==> flow/design.v <==
module regbank (
input logic clk, regwe, regrd,
input logic [4:0] rd_addr, rs_addr, wr_addr,
input logic [15:0] write_data,
output logic [15:0] rd, rs
); 
	logic [15:0] myreg[31:0];
	always_ff @(posedge clk)
	begin
		if (regwe)
		begin 
			if (wr_addr==0) myreg[wr_addr] <= 0;
			else if (wr_addr==1) myreg[wr_addr] <= 16'h0001;
			else myreg[wr_addr] <= write_data;
		end
	end
	assign rs = (regrd)? myreg[rs_addr]:0;
	assign rd = (regrd)? myreg[rd_addr]:0;
endmodule
module signExt (input logic [4:0] data_in,
		output logic [15:0] data_out);
	assign data_out = {{12{data_in[4]}},data_in[3:0]};
endmodule
module myAlu (input logic [15:0] A, B,
		input logic alusrc, reset,
                input logic [2:0] alu_cb,
                output logic [15:0] ALUOUT,
		output logic [3:0] status);
	logic [15:0] comp;
        always_comb
        begin
		if (reset)
		begin
			status = 4'd0;
			ALUOUT = 16'd0;
			comp = 16'd0;
		end
		else if (alusrc)
		begin
			case (alu_cb)
                        3'b000: begin  
				comp = 16'd0;
				ALUOUT = $signed(A) + $signed(B);
				if (ALUOUT == 16'd0)
					status[3] = 1'b1;
				else
					status[3] = 1'b0;
				if (ALUOUT[15] == 1'b1)
					status[2] = 1'b1;
				else
					status[2] = 1'b0;
				if ((A[15]==1'b0) && (B[15]==1'b0) && (ALUOUT[15] == 1'b1))
					status[1] = 1'b1;
				else
					status[1] = 1'b0;
				if ((A[15]==1'b1) && (B[15]==1'b1) && (ALUOUT[15] == 1'b0))
					status[1] = 1'b1;
				else
					status[1] = 1'b0;
				if (A>=B)
					status[0] = 1'b1;
				else
					status[0] = 1'b0;
				end
                        3'b001: begin  
				comp = 16'd0;
				ALUOUT = $signed(A) - $signed(B);
				if (A == B)
					status[3] = 1'b1;
				else
					status[3] = 1'b0;
				if (ALUOUT[15] == 1'b1)
					status[2] = 1'b1;
				else
					status[2] = 1'b0;
				if ((A[15]==1'b0) && (B[15]==1'b1) && (ALUOUT[15] == 1'b1))
					status[1] = 1'b1;
				else
					status[1] = 1'b0;
				if ((A[15]==1'b1) && (B[15]==1'b0) && (ALUOUT[15] == 1'b0))
					status[1] = 1'b1;
				else
					status[1] = 1'b0;
				if (A>=B)
					status[0] = 1'b1;
				else
					status[0] = 1'b0;
				end
			3'b010: begin  
				comp = 16'd0;
				ALUOUT = A&B;
				status[1] = 1'b0;
				if (ALUOUT == 16'd0)
					status[3] = 1'b1;
				else
					status[3] = 1'b0;
				if (ALUOUT[15] == 1'b1)
					status[2] = 1'b1;
				else
					status[2] = 1'b0;
				if (A>=B)
					status[0] = 1'b1;
				else
					status[0] = 1'b0;
				end
			3'b011: begin  
				comp = 16'd0;
				ALUOUT = A|B;
				status[1] = 1'b0;
				if (ALUOUT == 16'd0)
					status[3] = 1'b1;
				else
					status[3] = 1'b0;
				if (ALUOUT[15] == 1'b1)
					status[2] = 1'b1;
				else
					status[2] = 1'b0;
				if (A>=B)
					status[0] = 1'b1;
				else
					status[0] = 1'b0;
				end
			3'b100: begin  
				comp = 16'd0;
				ALUOUT = ~B;
				status[1] = 1'b0;
				status[0] = 1'b0;
				if (ALUOUT == 16'd0)
					status[3] = 1'b1;
				else
					status[3] = 1'b0;
				if (ALUOUT[15] == 1'b1)
					status[2] = 1'b1;
				else
					status[2] = 1'b0;
				end
			3'b101: begin
				ALUOUT = 16'd0;  
				comp = $signed(A) - $signed(B);
				if (A == B)
					status[3] = 1'b1;
				else
					status[3] = 1'b0;
				if (comp[15] == 1'b1)
					status[2] = 1'b1;
				else
					status[2] = 1'b0;
				if ((A[15]==1'b0) && (B[15]==1'b1) && (comp[15] == 1'b1))
					status[1] = 1'b1;
				else
					status[1] = 1'b0;
				if ((A[15]==1'b1) && (B[15]==1'b0) && (comp[15] == 1'b0))
					status[1] = 1'b1;
				else
					status[1] = 1'b0;
				if (A>=B)
					status[0] = 1'b1;
				else
					status[0] = 1'b0;
				end
			default: begin
				ALUOUT = 16'd0;
				comp = 16'd0;
				status = 4'd0;
				end
			endcase
		end
		else 
		begin
			ALUOUT = 16'd0;
			comp = 16'd0;
			status = 4'd0;
                end
	end
endmodule
module datapath(
input logic clk, reg_we,alusrc,reg_rd,lw_add_e,sw_add_e, lwi, w0, w1, reset,
input logic [2:0] alu_cb,
input logic [4:0] lw_addr, sw_addr_d, sw_addr_s,
input wire [15:0] ins,
input  wire [15:0] data_in,
input logic [6:0] mem_addr,
output logic ri,
output logic [6:0] addr,
output logic [6:0] daddr,
output logic [15:0] data,
output logic [3:0] status
);
logic [15:0] rd, rs, aluout, rs_reg, rs_im, reg_in;
logic [4:0] rbank_wr,rd_addr,rs_addr;
regbank my_reg(.clk(clk), .regwe(reg_we), .regrd(reg_rd), .rd_addr(rd_addr), .rs_addr(rs_addr), .wr_addr(rbank_wr), .write_data(reg_in), .rd(rd), .rs(rs_reg) );
myAlu alu(.A(rd), .B(rs), .alusrc(alusrc), .reset(reset), .alu_cb(alu_cb), .ALUOUT(aluout), .status(status[3:0]));
signExt sign(.data_in(ins[5:1]), .data_out(rs_im));
assign rs = (ins[11])? rs_im : rs_reg; 
assign addr = mem_addr;
assign daddr = (lw_add_e||sw_add_e) ? (rs_reg[6:0]):7'b0;
always_comb
begin
	if (lwi)
	begin
		reg_in = ins[15:0];
	end
	else if (lw_add_e)
	begin
		reg_in = data_in[15:0];
	end
	else
	begin
		reg_in = aluout;
	end
	if (w0) rbank_wr = 0;
	else if (w1) rbank_wr = 5'b00001;
	else if (lwi) rbank_wr = lw_addr;
	else rbank_wr = ins[10:6];
	if (sw_add_e)
	begin
		rd_addr = sw_addr_d;
		rs_addr = sw_addr_s;
		data = rd[15:0];
		ri = 1'b0;
	end
	else
	begin
		rd_addr = ins[10:6];
		rs_addr = ins[5:1];
		data = 16'b0;
		ri = 1'b1;
	end
end
endmodule
module control(
input logic start, clk, reset, 
input logic [3:0] status,
input wire [15:0] ins, 
output logic [2:0] alu_cb,
output logic [4:0] lw_addr, sw_addr_d, sw_addr_s,
output logic [6:0] mem_addr,
output logic mem_we,reg_we,alusrc,reg_rd,lw_add_e,sw_add_e,lwi,done,w0,w1);
	logic [6:0] pc,ra;
	logic lwe,swe,swd,go,stop, lwei,lw_add_ei,mem_rd;
	logic [3:0] status_int;
	typedef enum logic [3:0] {s0, s1, s2, s3, s4, s5, s6, s7,s8,s9,s10,s11} statetype;
        statetype state, nextstate;
	always_ff @(posedge clk)
	begin
		if (reset)  state <= s0;
		else if (start) state <= s1;
		else if (go) state <= nextstate;
	end
	always_comb
        begin
                case (state)
                        s0: begin
				if(start) nextstate = s1;
				else nextstate = s0;
			    end
                        s1: nextstate = s2;
			s2: nextstate = s3;
			s3: nextstate = s5;
                        s4: begin 
				if(lwei) nextstate = s6;
				else if(lwe) nextstate = s8;
				else if (stop) nextstate = s9;
				else nextstate = s5;
			    end
			s5: nextstate = s4;
			s6: nextstate = s7;
			s7: nextstate = s10;
			s8: nextstate = s11;
                        s9: begin
				if (start) nextstate = s1; 
				else nextstate = s9;
			    end
			s10: nextstate = s11;
			s11: nextstate = s4;
			default: nextstate = s0;
                endcase
        end
	always_ff @(posedge clk)
	begin
	if (nextstate == s0)
	begin 
		go <= 1'b0;
		done <= 1'b0;
		stop <= 1'b0;
		alusrc <= 1'b0;
		reg_we <= 1'b0;
		lwe <= 1'b0;
		swe <= 1'b0;
		mem_rd <= 1'b1;
		reg_rd <= 1'b0;
		w0 <= 1'b0;
		w1 <= 1'b0;
		lw_add_e <= 1'b0;
		sw_add_e <= 1'b0;
		lwi <= 1'b0;
		lwei <= 1'b0;
		swd <= 1'b0;
		alu_cb <= 3'b0;
		lw_addr <= 4'b0;
		sw_addr_d <= 4'b0;
		sw_addr_s <= 4'b0;
		lw_add_ei <= 1'b0;
		pc <= 7'd0;
		ra <= 7'd0;
		status_int <= 4'b0;
	end
	else if (nextstate == s1)
	begin
		go <= 1'b1;
		done <= 1'b0;
		reg_rd <= 1'b1;
	end
	else if (nextstate == s2)
	begin
		w0 <= 1'b1;
		reg_we <= 1'b1;
	end
	else if (nextstate == s3)
	begin
		w0 <= 1'b0;
		w1 <= 1'b1;
		mem_rd <= 1'b1;
		reg_we <= 1'b1;
	end
	else if (nextstate == s4)
	begin
		reg_we <= 1'b0;
		mem_rd <= 1'b1;
		alusrc <= 1'b0;
		status_int <= status;
		if (lwe)
			begin
			reg_we <= 1'b1;
			end	
	end
	else if (nextstate == s5)
	begin
	w1 <= 1'b0;
	case (ins[15:12])
	4'd0: begin	
		alusrc <= 1'b0;
		reg_we <= 1'b0;
		lwe <= 1'b0;
		swe <= 1'b0;
		mem_rd <= 1'b1;
		reg_rd <= 1'b1;
		lwi <= 1'b0;
		if (ins[0])
		begin	
			stop <= 1'b1;
			pc <= pc;
		end
		else
			pc <= pc + 1;
	     end
	4'd1: begin
		alu_cb <= 3'b0;
		alusrc <= 1'b1;
		reg_we <= 1'b1;
		lwi <= 1'b0;
		lwe <= 1'b0;
		swe <= 1'b0;
		lw_add_e <= 1'b0;
		sw_add_e <= 1'b0;
		pc <= pc + 1;
	     end
	4'd2: begin
		alu_cb <= 3'b001;
		alusrc <= 1'b1;
		reg_we <= 1'b1;
		lwi <= 1'b0;
		lwe <= 1'b0;
		swe <= 1'b0;
		lw_add_e <= 1'b0;
		sw_add_e <= 1'b0;
		pc <= pc + 1;
	     end
	4'd3: begin
		alu_cb <= 3'b010;
		alusrc <= 1'b1;
		reg_we <= 1'b1;
		lwi <= 1'b0;
		lwe <= 1'b0;
		swe <= 1'b0;
		lw_add_e <= 1'b0;
		sw_add_e <= 1'b0;
		pc <= pc + 1;
	     end
	4'd4: begin
		alu_cb <= 3'b011;
		alusrc <= 1'b1;
		reg_we <= 1'b1;
		lwi <= 1'b0;
		lwe <= 1'b0;
		swe <= 1'b0;
		lw_add_e <= 1'b0;
		sw_add_e <= 1'b0;
		pc <= pc + 1;
	     end
	4'd5: begin
		alu_cb <= 3'b100;
		alusrc <= 1'b1;
		reg_we <= 1'b1;
		lwi <= 1'b0;
		lwe <= 1'b0;
		swe <= 1'b0;
		lw_add_e <= 1'b0;
		sw_add_e <= 1'b0;
		pc <= pc + 1;
	     end 
	4'd6: begin
		alu_cb <= 3'b101;
		alusrc <= 1'b1;
		reg_we <= 1'b0;
		lwi <= 1'b0;
		lwe <= 1'b0;
		swe <= 1'b0;
		lw_add_e <= 1'b0;
		sw_add_e <= 1'b0;
		pc <= pc + 1;
	     end
	4'd7:begin
		alusrc <= 1'b0;
		reg_we <= 1'b0;
		sw_add_e <= 1'b0;
		swe <= 1'b0;
		lw_addr <= ins[10:6];
		if (ins[11])
		begin 
		lwei <= 1'b1;
		pc <= pc+1;
		end
		else
		begin
		lw_add_e <= 1'b1;
		lwei <= 1'b0;
		lwe <= 1'b1;
		pc <= pc;
		end
	   end
	4'd8:begin
		sw_addr_d <= ins[10:6];
		sw_addr_s <= ins[5:1];
		alusrc <= 1'b0;
		reg_we <= 1'b0;
		lw_add_e <= 1'b0;
		sw_add_e <= 1'b1;
		lwe <= 1'b0;
		lwi <= 1'b0;
		pc <= pc + 1;
	   end
	4'd9: begin
		alusrc <= 1'b0;
		reg_we <= 1'b0;
		lwe <= 1'b0;
		swe <= 1'b0;
		lwi <= 1'b0;
		lw_add_e <= 1'b0;
		sw_add_e <= 1'b0;
		pc <= ins[7:1];
	     end
	4'd10: begin
		alusrc <= 1'b0;
		reg_we <= 1'b0;
		lwi <= 1'b0;
		lwe <= 1'b0;
		swe <= 1'b0;
		lw_add_e <= 1'b0;
		sw_add_e <= 1'b0;
		if (status_int[3])
		pc <= ins[7:1];
		else pc <= pc + 1;
	     end
	4'd11: begin
		alusrc <= 1'b0;
		reg_we <= 1'b0;
		lwi <= 1'b0;
		lwe <= 1'b0;
		swe <= 1'b0;
		lw_add_e <= 1'b0;
		sw_add_e <= 1'b0;
		if (status_int[3] == 1'b0)
		pc <= ins[7:1];
		else pc <= pc + 1;
	     end
	4'd12: begin
		alusrc <= 1'b0;
		reg_we <= 1'b0;
		lwi <= 1'b0;
		lwe <= 1'b0;
		swe <= 1'b0;
		lw_add_e <= 1'b0;
		sw_add_e <= 1'b0;
		if (status_int[0])
		pc <= ins[7:1];
		else pc <= pc + 1;
	     end
	4'd13: begin
		alusrc <= 1'b0;
		reg_we <= 1'b0;
		lwi <= 1'b0;
		lwe <= 1'b0;
		swe <= 1'b0;
		lw_add_e <= 1'b0;
		sw_add_e <= 1'b0;
		if (status_int[2])
		pc <= ins[7:1];
		else pc <= pc + 1;
	     end
	4'd14: begin
		alusrc <= 1'b0;
		reg_we <= 1'b0;
		lwi <= 1'b0;
		lwe <= 1'b0;
		swe <= 1'b0;
		lw_add_e <= 1'b0;
		sw_add_e <= 1'b0;
		ra <= pc+1;
		pc <= ins[7:1];
	     end
	4'd15: begin
		alusrc <= 1'b0;
		reg_we <= 1'b0;
		lwi <= 1'b0;
		lwe <= 1'b0;
		swe <= 1'b0;
		lw_add_e <= 1'b0;
		sw_add_e <= 1'b0;
		pc <= ra;
	     end
	endcase
	end		
	else if (nextstate == s6)
	begin
		lwei <= 1'b0;		 
	end
	else if (nextstate == s7)
	begin
		lwi <= 1'b1;
		reg_we <= 1'b1;		 
	end
	else if (nextstate == s10)
	begin
		lwi <= 1'b0;
		reg_we <= 1'b0;
		pc <= pc + 1;
	end
	else if (nextstate == s8)
	begin
		lwe <= 1'b0;
		reg_we <= 1'b0;
		lw_add_e <= 1'b0;
		pc <= pc + 1;
	end
	else if (nextstate == s9)
	begin
		go <= 1'b0;
		lw_add_e <= 1'b0;
		sw_add_e <= 1'b0;
		swd <= 1'b0;
		alusrc <= 1'b0;
		reg_we <= 1'b0;
		lwe <= 1'b0;
		swe <= 1'b0;
		mem_rd <= 1'b0;
		reg_rd <= 1'b0;
		stop <= 1'b0;
		done <= 1'b1;
	end
	end
	assign mem_we=(mem_rd)?1'b1:1'b0;
	assign mem_addr = pc;
endmodule
module risc16_core (
input  logic        clk, reset, start,
output logic        done,
output logic [6:0]  imem_addr,
input  logic [15:0] imem_rdata,
output logic [6:0]  dmem_addr,
output logic        dmem_we,
output logic [15:0] dmem_wdata,
input  logic [15:0] dmem_rdata
);
logic mem_we,reg_we,alusrc,reg_rd,lw_add_e,sw_add_e,lwi,w0,w1,ri;
logic [3:0] status;
logic [6:0] c_mem_addr,d_addr,daddr_in;
logic [15:0] ins, rdata_in;
logic [2:0] alu_cb;
logic [4:0] lw_addr,sw_addr_d, sw_addr_s;
assign ins = imem_rdata;
assign imem_addr = d_addr;
assign dmem_addr = daddr_in;
assign dmem_we = ~ri;
assign dmem_wdata = rdata_in;
control cb(.start(start), .clk(clk), .reset(reset), .status(status), .ins(ins), .alu_cb(alu_cb), .mem_addr(c_mem_addr), .mem_we(mem_we),.reg_we(reg_we),.alusrc(alusrc),.reg_rd(reg_rd),.lw_add_e(lw_add_e),.sw_add_e(sw_add_e),.lwi(lwi),.done(done), .w0(w0), .w1(w1), .lw_addr(lw_addr), .sw_addr_d(sw_addr_d), .sw_addr_s(sw_addr_s));
datapath dp(.clk(clk), .reg_we(reg_we), .alusrc(alusrc), .reg_rd(reg_rd), .lw_add_e(lw_add_e), .sw_add_e(sw_add_e), .lwi(lwi), .alu_cb(alu_cb), .mem_addr(c_mem_addr), .ins(ins), .addr(d_addr), .data(rdata_in), .status(status), .w0(w0), .w1(w1), .reset(reset), .lw_addr(lw_addr), .data_in(dmem_rdata), .daddr(daddr_in), .ri(ri), .sw_addr_d(sw_addr_d), .sw_addr_s(sw_addr_s));
endmodule
From RTL to reports: risc16_core
Module risc16_core before and after one edit of its RTL, step after step.
"orig" refers to lines of the RTL above, "edited" to lines of the edited file.
"diff": "edited" minus "orig" as printed here.
Operators: Yosys type, input widths -> output width; for muxes data width and select width s.
{ "inputs": {"top": "risc16_core", "clk_port": "clk", "library": "sky130hd", "pvt_corner": "tt_025C_1v80"} }

Edit of the RTL
Unified diff, file above to edited file.
This change comes from a script, not from a designer. The edited design behaves differently; no optimisation was intended.
begin of diff
@@ -154,5 +154,5 @@
 				else
 					status[1] = 1'b0;
-				if (A>=B)
+				if (A<B)
 					status[0] = 1'b1;
 				else
end of diff

Word-level counts
Yosys after proc, flatten, opt, wreduce and memory -nomap, before mapping. Memory bits, and registers merged into a memory's read port (data or address), are not among the register bits. Print and check cells are not counted.
Yosys's memory passes give these memory sizes; they may raise the number of words (mostly to a power of two), join words into wider ones and drop unused or constant bits.
{ "bits": {"columns": ["element", "orig", "edited", "diff"], "rows": [
  ["regBits", 53, 53, 0],
  ["ramBits", 512, 512, 0],
  ["mem_count", 1, 1, 0],
  ["inputBits", 35, 35, 0],
  ["out_inout_bits", 32, 32, 0],
  ["wordCells", 305, 307, 2]
]} }
{ "memory_table": {"columns": ["element", "orig", "edited"], "rows": [
  ["mem_shapes", "dp.my_reg.myreg 32x16 r2 w1", "dp.my_reg.myreg 32x16 r2 w1"]
]} }
{ "classes": {"columns": ["element", "orig", "edited", "diff"], "rows": [
  ["n_addsub", 3, 3, 0],
  ["n_cmp", 1, 2, 1],
  ["equal", 76, 76, 0],
  ["mux", 124, 125, 1],
  ["n_logic", 17, 17, 0],
  ["reduce_and_logical", 61, 61, 0]
]} }
{ "ops": {"columns": ["operator", "orig", "edited", "diff"], "rows": [
  ["$pmux 1 s2", 6, 7, 1],
  ["$reduce_or 5->1", 2, 1, -1],
  ["$lt 16x16->1", 0, 1, 1],
  ["$reduce_or 4->1", 0, 1, 1]
]} }
Operator kinds equal on both sides are left out: 60.

Logic depth
Yosys ltp: most cells in a row. Word level: on the elaborated netlist, between registers, memories and ports. Mapped: between sequential cells and ports; inverters and the memories' decode and read muxes count.
{ "depth": {"columns": ["element", "orig", "edited", "diff"], "rows": [
  ["depth_word", 15, 15, 0],
  ["abc_area", "0", "0", null],
  ["mapped_depth", 29, 27, -2],
  ["ltp_nobuf", 23, 23, 0]
]} }

Synthesis result
Source: synth_stat.txt of the flow (Yosys; design flattened, memories mapped). It holds for the ABC_AREA given above (unset counts as 0); a run with the other value may have another netlist.
{ "types": {"columns": ["type", "orig", "edited", "diff"], "rows": [
  ["sky130_fd_sc_hd__clkbuf_1", 122, 95, -27],
  ["sky130_fd_sc_hd__o21ai_0", 80, 104, 24],
  ["sky130_fd_sc_hd__nand2_1", 519, 541, 22],
  ["sky130_fd_sc_hd__mux2i_1", 66, 45, -21],
  ["sky130_fd_sc_hd__and2_1", 40, 20, -20],
  ["sky130_fd_sc_hd__buf_2", 68, 84, 16],
  ["sky130_fd_sc_hd__o221ai_1", 19, 5, -14],
  ["sky130_fd_sc_hd__buf_4", 6, 19, 13],
  ["sky130_fd_sc_hd__nor2b_1", 51, 63, 12],
  ["sky130_fd_sc_hd__a21boi_0", 5, 17, 12],
  ["sky130_fd_sc_hd__a31oi_1", 40, 51, 11],
  ["sky130_fd_sc_hd__nor2_1", 167, 157, -10],
  ["sky130_fd_sc_hd__and3_1", 25, 35, 10],
  ["sky130_fd_sc_hd__a221oi_1", 21, 31, 10],
  ["sky130_fd_sc_hd__inv_1", 75, 68, -7],
  ["sky130_fd_sc_hd__a311oi_1", 74, 67, -7],
  ["sky130_fd_sc_hd__o21ai_1", 5, 12, 7],
  ["sky130_fd_sc_hd__buf_1", 20, 14, -6]
]} }
Cell types equal on both sides are left out: 13.
Not every row of either side is listed.
{ "synth_totals": {"columns": ["element", "orig", "edited", "diff"], "rows": [
  ["mapped_cells", 2934, 2957, 23],
  ["yosys_area_um2", 32384.8, 32526.2, 141.4],
  ["seqArea_um2", 16636.0, 16636.0, 0.0],
  ["ffs", 575, 575, 0],
  ["buffers", 230, 229, -1]
]} }
The figures by module come from a second, unflattened synthesis with its own total; it is not the netlist above.
{ "unflattened": {"columns": ["element", "orig", "edited", "diff"], "rows": [
  ["cells_unflattened", 2133, 2169, 36],
  ["area_unflattened_um2", 31417.6, 31571.5, 153.9]
]} }
Rows give one instance, submodules left out.
{ "by_module_orig": {"columns": ["module", "instances", "n_cells", "area_um2", "mod_seq_area_um2"], "rows": [
  ["regbank", 1, 1209, 24323.3, 15374.7],
  ["control", 1, 372, 3128.0, 1221.2],
  ["myAlu", 1, 407, 2813.9, 0.0],
  ["datapath", 1, 128, 1028.5, 0.0],
  ["signExt", 1, 16, 120.1, 0.0],
  ["risc16_core", 1, 1, 3.8, 0.0]
]} }
{ "by_module_edited": {"columns": ["module", "instances", "n_cells", "area_um2", "mod_seq_area_um2"], "rows": [
  ["regbank", 1, 1209, 24323.3, 15374.7],
  ["myAlu", 1, 452, 3079.2, 0.0],
  ["control", 1, 363, 3016.6, 1221.2],
  ["datapath", 1, 128, 1028.5, 0.0],
  ["signExt", 1, 16, 120.1, 0.0],
  ["risc16_core", 1, 1, 3.8, 0.0]
]} }

Timing after synthesis
Path of least setup slack by OpenSTA after synthesis, without wires, with an ideal clock, recovery checks aside; 20% of the period is set as input and as output delay. Where synthesis merged equal registers, the netlist keeps one of their names.
{ "synth_timing": {"columns": ["element", "orig", "edited", "diff"], "rows": [
  ["path_kind", "in2reg", "in2reg", null],
  ["from", "input port imem_rdata[6]", "input port imem_rdata[6]", null],
  ["to", "memory dp.my_reg.myreg[0][6]", "memory dp.my_reg.myreg[0][7]", null],
  ["clock_period_ns", 7.0, 7.0, 0.0],
  ["in_delay_ns", 1.400, 1.400, 0.000],
  ["t_arrival_ns", 6.615, 6.703, 0.088],
  ["t_required_ns", 6.533, 6.533, 0.000],
  ["setup_slack_ns", -0.082, -0.170, -0.088],
  ["path_delay_ns", 5.682, 5.770, 0.088],
  ["stages", 21, 23, 2],
  ["period_less_setup_slack_ns", 7.082, 7.17, 0.088]
]} }
"path_delay_ns" is the arrival time less input delay plus setup time.
"stages" counts driving pins, that of a launching flip-flop among them; a cell with two outputs on the path counts twice.
"period_less_setup_slack_ns" is the clock period less the worst setup slack; recovery checks do not enter. This is arithmetic on one report: input and output delays are still those of the set period (20% each).
Between the ends stands the longest chain of elaborated cells between them, by number of cells; it is not shown to be the way that was timed. Of several equally long chains one is given.
A line is the first line of the expression or statement that the cell stems from. Yosys adds cells for indexed reads and writes and turns some case tables into memories.
The chain passes a memory read, where the word-level depth is cut; so it can be longer than that depth.
orig: Ways into the end's enable are left out, as the timed path ends at the data pin.
{ "synth_between_orig": {"cell_sequence": "sky130_fd_sc_hd__mux2i_1 sky130_fd_sc_hd__buf_2 sky130_fd_sc_hd__buf_2 sky130_fd_sc_hd__buf_2 sky130_fd_sc_hd__buf_2 sky130_fd_sc_hd__mux4_2 sky130_fd_sc_hd__nand2_1 sky130_fd_sc_hd__nand3_1 sky130_fd_sc_hd__a31oi_1 sky130_fd_sc_hd__nor2b_1 sky130_fd_sc_hd__ha_1 sky130_fd_sc_hd__clkbuf_1 sky130_fd_sc_hd__nor2b_1 sky130_fd_sc_hd__o21a_1 sky130_fd_sc_hd__or2_2 sky130_fd_sc_hd__a21oi_1 sky130_fd_sc_hd__o21bai_1 sky130_fd_sc_hd__o221ai_1 sky130_fd_sc_hd__a221o_1 sky130_fd_sc_hd__a221oi_1 sky130_fd_sc_hd__a211oi_1", "elab_chain_cells": 13, "cone_cells": 28, "classes_between": "add/sub (2); eq/ne (1); mux (21); logic (2); reduce/logical (1); memory (1)"} }
{ "synth_lines_orig": {"columns": ["element", "line", "rtl"], "rows": [
  ["from (decl)", 579, "input  logic [15:0] imem_rdata,"],
  ["$mux 5", 215, "if (sw_add_e)"],
  ["$mem_v2 32x16", 7, "logic [15:0] myreg[31:0];"],
  ["$mux 16", 18, "assign rd = (regrd)? myreg[rd_addr]:0;"],
  ["$sub 16x16->16", 67, "ALUOUT = $signed(A) - $signed(B);"],
  ["$pmux 16 s5", 40, "case (alu_cb)"],
  ["$mux 16", 38, "else if (alusrc)"],
  ["$mux 16", 32, "if (reset)"],
  ["$mux 16", 203, "else if (lw_add_e)"],
  ["$mux 16", 199, "if (lwi)"],
  ["$mux 16", 13, "else if (wr_addr==1) myreg[wr_addr] <= 16'h0001;"],
  ["$mux 16", 12, "if (wr_addr==0) myreg[wr_addr] <= 0;"],
  ["$mux 16", 10, "if (regwe)"],
  ["$mux 16", null, null],
  ["to (decl)", 7, null]
]} }
edited: Ways into the end's enable are left out, as the timed path ends at the data pin.
{ "synth_between_edited": {"cell_sequence": "sky130_fd_sc_hd__buf_2 sky130_fd_sc_hd__mux2i_1 sky130_fd_sc_hd__buf_2 sky130_fd_sc_hd__buf_4 sky130_fd_sc_hd__buf_2 sky130_fd_sc_hd__buf_2 sky130_fd_sc_hd__mux4_2 sky130_fd_sc_hd__nand2_1 sky130_fd_sc_hd__nand3_1 sky130_fd_sc_hd__a31oi_1 sky130_fd_sc_hd__nor2b_1 sky130_fd_sc_hd__ha_1 sky130_fd_sc_hd__clkbuf_2 sky130_fd_sc_hd__inv_1 sky130_fd_sc_hd__a21oi_1 sky130_fd_sc_hd__or3_1 sky130_fd_sc_hd__nand2_1 sky130_fd_sc_hd__or2_2 sky130_fd_sc_hd__o21ai_0 sky130_fd_sc_hd__a221oi_1 sky130_fd_sc_hd__o2111ai_1 sky130_fd_sc_hd__a211oi_1 sky130_fd_sc_hd__a211oi_1", "elab_chain_cells": 13, "cone_cells": 28, "classes_between": "add/sub (2); eq/ne (1); mux (21); logic (2); reduce/logical (1); memory (1)"} }
{ "synth_lines_edited": {"columns": ["element", "line", "rtl"], "rows": [
  ["from (decl)", 579, "input  logic [15:0] imem_rdata,"],
  ["$mux 5", 215, "if (sw_add_e)"],
  ["$mem_v2 32x16", 7, "logic [15:0] myreg[31:0];"],
  ["$mux 16", 18, "assign rd = (regrd)? myreg[rd_addr]:0;"],
  ["$sub 16x16->16", 67, "ALUOUT = $signed(A) - $signed(B);"],
  ["$pmux 16 s5", 40, "case (alu_cb)"],
  ["$mux 16", 38, "else if (alusrc)"],
  ["$mux 16", 32, "if (reset)"],
  ["$mux 16", 203, "else if (lw_add_e)"],
  ["$mux 16", 199, "if (lwi)"],
  ["$mux 16", 13, "else if (wr_addr==1) myreg[wr_addr] <= 16'h0001;"],
  ["$mux 16", 12, "if (wr_addr==0) myreg[wr_addr] <= 0;"],
  ["$mux 16", 10, "if (regwe)"],
  ["$mux 16", null, null],
  ["to (decl)", 7, null]
]} }

Worst path after layout
From the final timing report of each run of set A: the path of least setup slack in the routed layout; clock arrival at registers is part of the times.
{ "layout_timing": {"columns": ["element", "orig", "edited", "diff"], "rows": [
  ["path_kind", "in2out", "in2reg", null],
  ["from", "input port imem_rdata[6]", "input port imem_rdata[2]", null],
  ["to", "output port dmem_wdata[12]", "memory dp.my_reg.myreg[21][15]", null],
  ["clock_period_ns", 6.85, 6.85, 0.00],
  ["in_delay_ns", 1.37, 1.37, 0.00],
  ["out_delay_ns", 1.37, null, null],
  ["t_arrival_ns", 5.22, 6.93, 1.71],
  ["t_required_ns", 5.48, 7.20, 1.72],
  ["setup_slack_ns", 0.26, 0.27, 0.01],
  ["stages", 16, 24, 8]
]} }
Between the ends stands the longest chain of elaborated cells between them, by number of cells; it is not shown to be the way that was timed. Of several equally long chains one is given.
The chain passes a memory read, where the word-level depth is cut; so it can be longer than that depth.
{ "layout_between_orig": {"cell_sequence": "sky130_fd_sc_hd__clkdlybuf4s50_1 sky130_fd_sc_hd__mux2i_4 sky130_fd_sc_hd__buf_12 sky130_fd_sc_hd__buf_12 sky130_fd_sc_hd__buf_12 sky130_fd_sc_hd__buf_12 sky130_fd_sc_hd__buf_6 sky130_fd_sc_hd__mux4_2 sky130_fd_sc_hd__nand2_1 sky130_fd_sc_hd__and3_1 sky130_fd_sc_hd__a311oi_1 sky130_fd_sc_hd__a31oi_1 sky130_fd_sc_hd__nor2b_1 sky130_fd_sc_hd__inv_1 sky130_fd_sc_hd__nor2_1 sky130_fd_sc_hd__clkdlybuf4s50_1", "elab_chain_cells": 4, "cone_cells": 4, "cone_lines": 3, "classes_between": "mux (3); memory (1)"} }
{ "layout_lines_orig": {"columns": ["element", "line", "rtl"], "rows": [
  ["from (decl)", 579, "input  logic [15:0] imem_rdata,"],
  ["$mux 5", 215, "if (sw_add_e)"],
  ["$mem_v2 32x16", 7, "logic [15:0] myreg[31:0];"],
  ["$mux 16", 18, "assign rd = (regrd)? myreg[rd_addr]:0;"],
  ["$mux 16", 215, null],
  ["to (decl)", 582, "output logic [15:0] dmem_wdata,"]
]} }
{ "layout_between_edited": {"cell_sequence": "sky130_fd_sc_hd__buf_2 sky130_fd_sc_hd__mux2i_4 sky130_fd_sc_hd__buf_12 sky130_fd_sc_hd__buf_12 sky130_fd_sc_hd__nor2b_1 sky130_fd_sc_hd__a211oi_1 sky130_fd_sc_hd__a311oi_1 sky130_fd_sc_hd__a311oi_1 sky130_fd_sc_hd__a31oi_1 sky130_fd_sc_hd__a22o_1 sky130_fd_sc_hd__a21oi_1 sky130_fd_sc_hd__inv_1 sky130_fd_sc_hd__ha_1 sky130_fd_sc_hd__inv_1 sky130_fd_sc_hd__nor3_1 sky130_fd_sc_hd__and3_1 sky130_fd_sc_hd__a21oi_1 sky130_fd_sc_hd__o21ai_0 sky130_fd_sc_hd__a21oi_1 sky130_fd_sc_hd__xnor2_1 sky130_fd_sc_hd__o21ai_0 sky130_fd_sc_hd__a221oi_1 sky130_fd_sc_hd__a31oi_2 sky130_fd_sc_hd__buf_12", "elab_chain_cells": 14, "cone_cells": 18, "classes_between": "add/sub (2); mux (12); logic (3); memory (1)"} }
{ "layout_lines_edited": {"columns": ["element", "line", "rtl"], "rows": [
  ["from (decl)", 579, "input  logic [15:0] imem_rdata,"],
  ["$mux 5", 215, "if (sw_add_e)"],
  ["$mem_v2 32x16", 7, "logic [15:0] myreg[31:0];"],
  ["$mux 16", 17, "assign rs = (regrd)? myreg[rs_addr]:0;"],
  ["$mux 16", 194, "assign rs = (ins[11])? rs_im : rs_reg;"],
  ["$sub 16x16->16", 67, "ALUOUT = $signed(A) - $signed(B);"],
  ["$pmux 16 s5", 40, "case (alu_cb)"],
  ["$mux 16", 38, "else if (alusrc)"],
  ["$mux 16", 32, "if (reset)"],
  ["$mux 16", 203, "else if (lw_add_e)"],
  ["$mux 16", 199, "if (lwi)"],
  ["$mux 16", 13, "else if (wr_addr==1) myreg[wr_addr] <= 16'h0001;"],
  ["$mux 16", 12, "if (wr_addr==0) myreg[wr_addr] <= 0;"],
  ["$mux 16", 10, "if (regwe)"],
  ["$mux 16", null, null],
  ["to (decl)", 7, null]
]} }

Measured runs
Runs of the flow (Yosys, OpenROAD) on both versions; the two runs of a pair have the same settings. The constraints put input and output delay at 20% of the set period each and load the outputs with 0.01 pF.
{ "settings_set_A": {"CORE_UTILIZATION": 40, "period_ns": 6.85, "CAP_MARGIN": 20, "CORE_MARGIN": 2, "SLEW_MARGIN": 20} }
{ "measured_set_A": {"columns": ["element", "orig", "edited", "diff"], "rows": [
  ["post_synth_area_um2", 32384.8, 32526.2, 141.4],
  ["dieArea_um2", 83255.3, 83613.5, 358.2],
  ["stdcell_area_um2", 38445.6, 38291.7, -153.9],
  ["setup_ws_ns", 0.259, 0.270, 0.011],
  ["fin_tns_ns", 0.000, 0.000, 0.000],
  ["timing.hold.ws_ns", 0.461, 0.444, -0.017],
  ["clock_period_reached_ns", 6.591, 6.580, -0.011]
]} }
{ "settings_set_B": {"CAP_MARGIN": 30, "CORE_MARGIN": 3, "CORE_UTILIZATION": 69, "CTS_CLUSTER_SIZE": 75, "GPL_ROUTABILITY_DRIVEN": 0, "MIN_ROUTING_LAYER": "met1", "PLACE_DENSITY_LB_ADDON": 0.25, "SLEW_MARGIN": 15, "TNS_END_PERCENT": 40, "period_ns": 11.6} }
{ "measured_set_B": {"columns": ["element", "orig", "edited", "diff"], "rows": [
  ["post_synth_area_um2", 32384.8, 32526.2, 141.4],
  ["dieArea_um2", 49570.8, 49780.3, 209.5],
  ["stdcell_area_um2", 35655.4, 35898.2, 242.8],
  ["setup_ws_ns", 2.229, 1.958, -0.271],
  ["fin_tns_ns", 0.000, 0.000, 0.000],
  ["timing.hold.ws_ns", 0.463, 0.438, -0.025],
  ["clock_period_reached_ns", 9.371, 9.642, 0.271]
]} }
"clock_period_reached_ns" = clock period - worst setup slack. The figure is calculated, with input and output delays left at 20% of the set period.
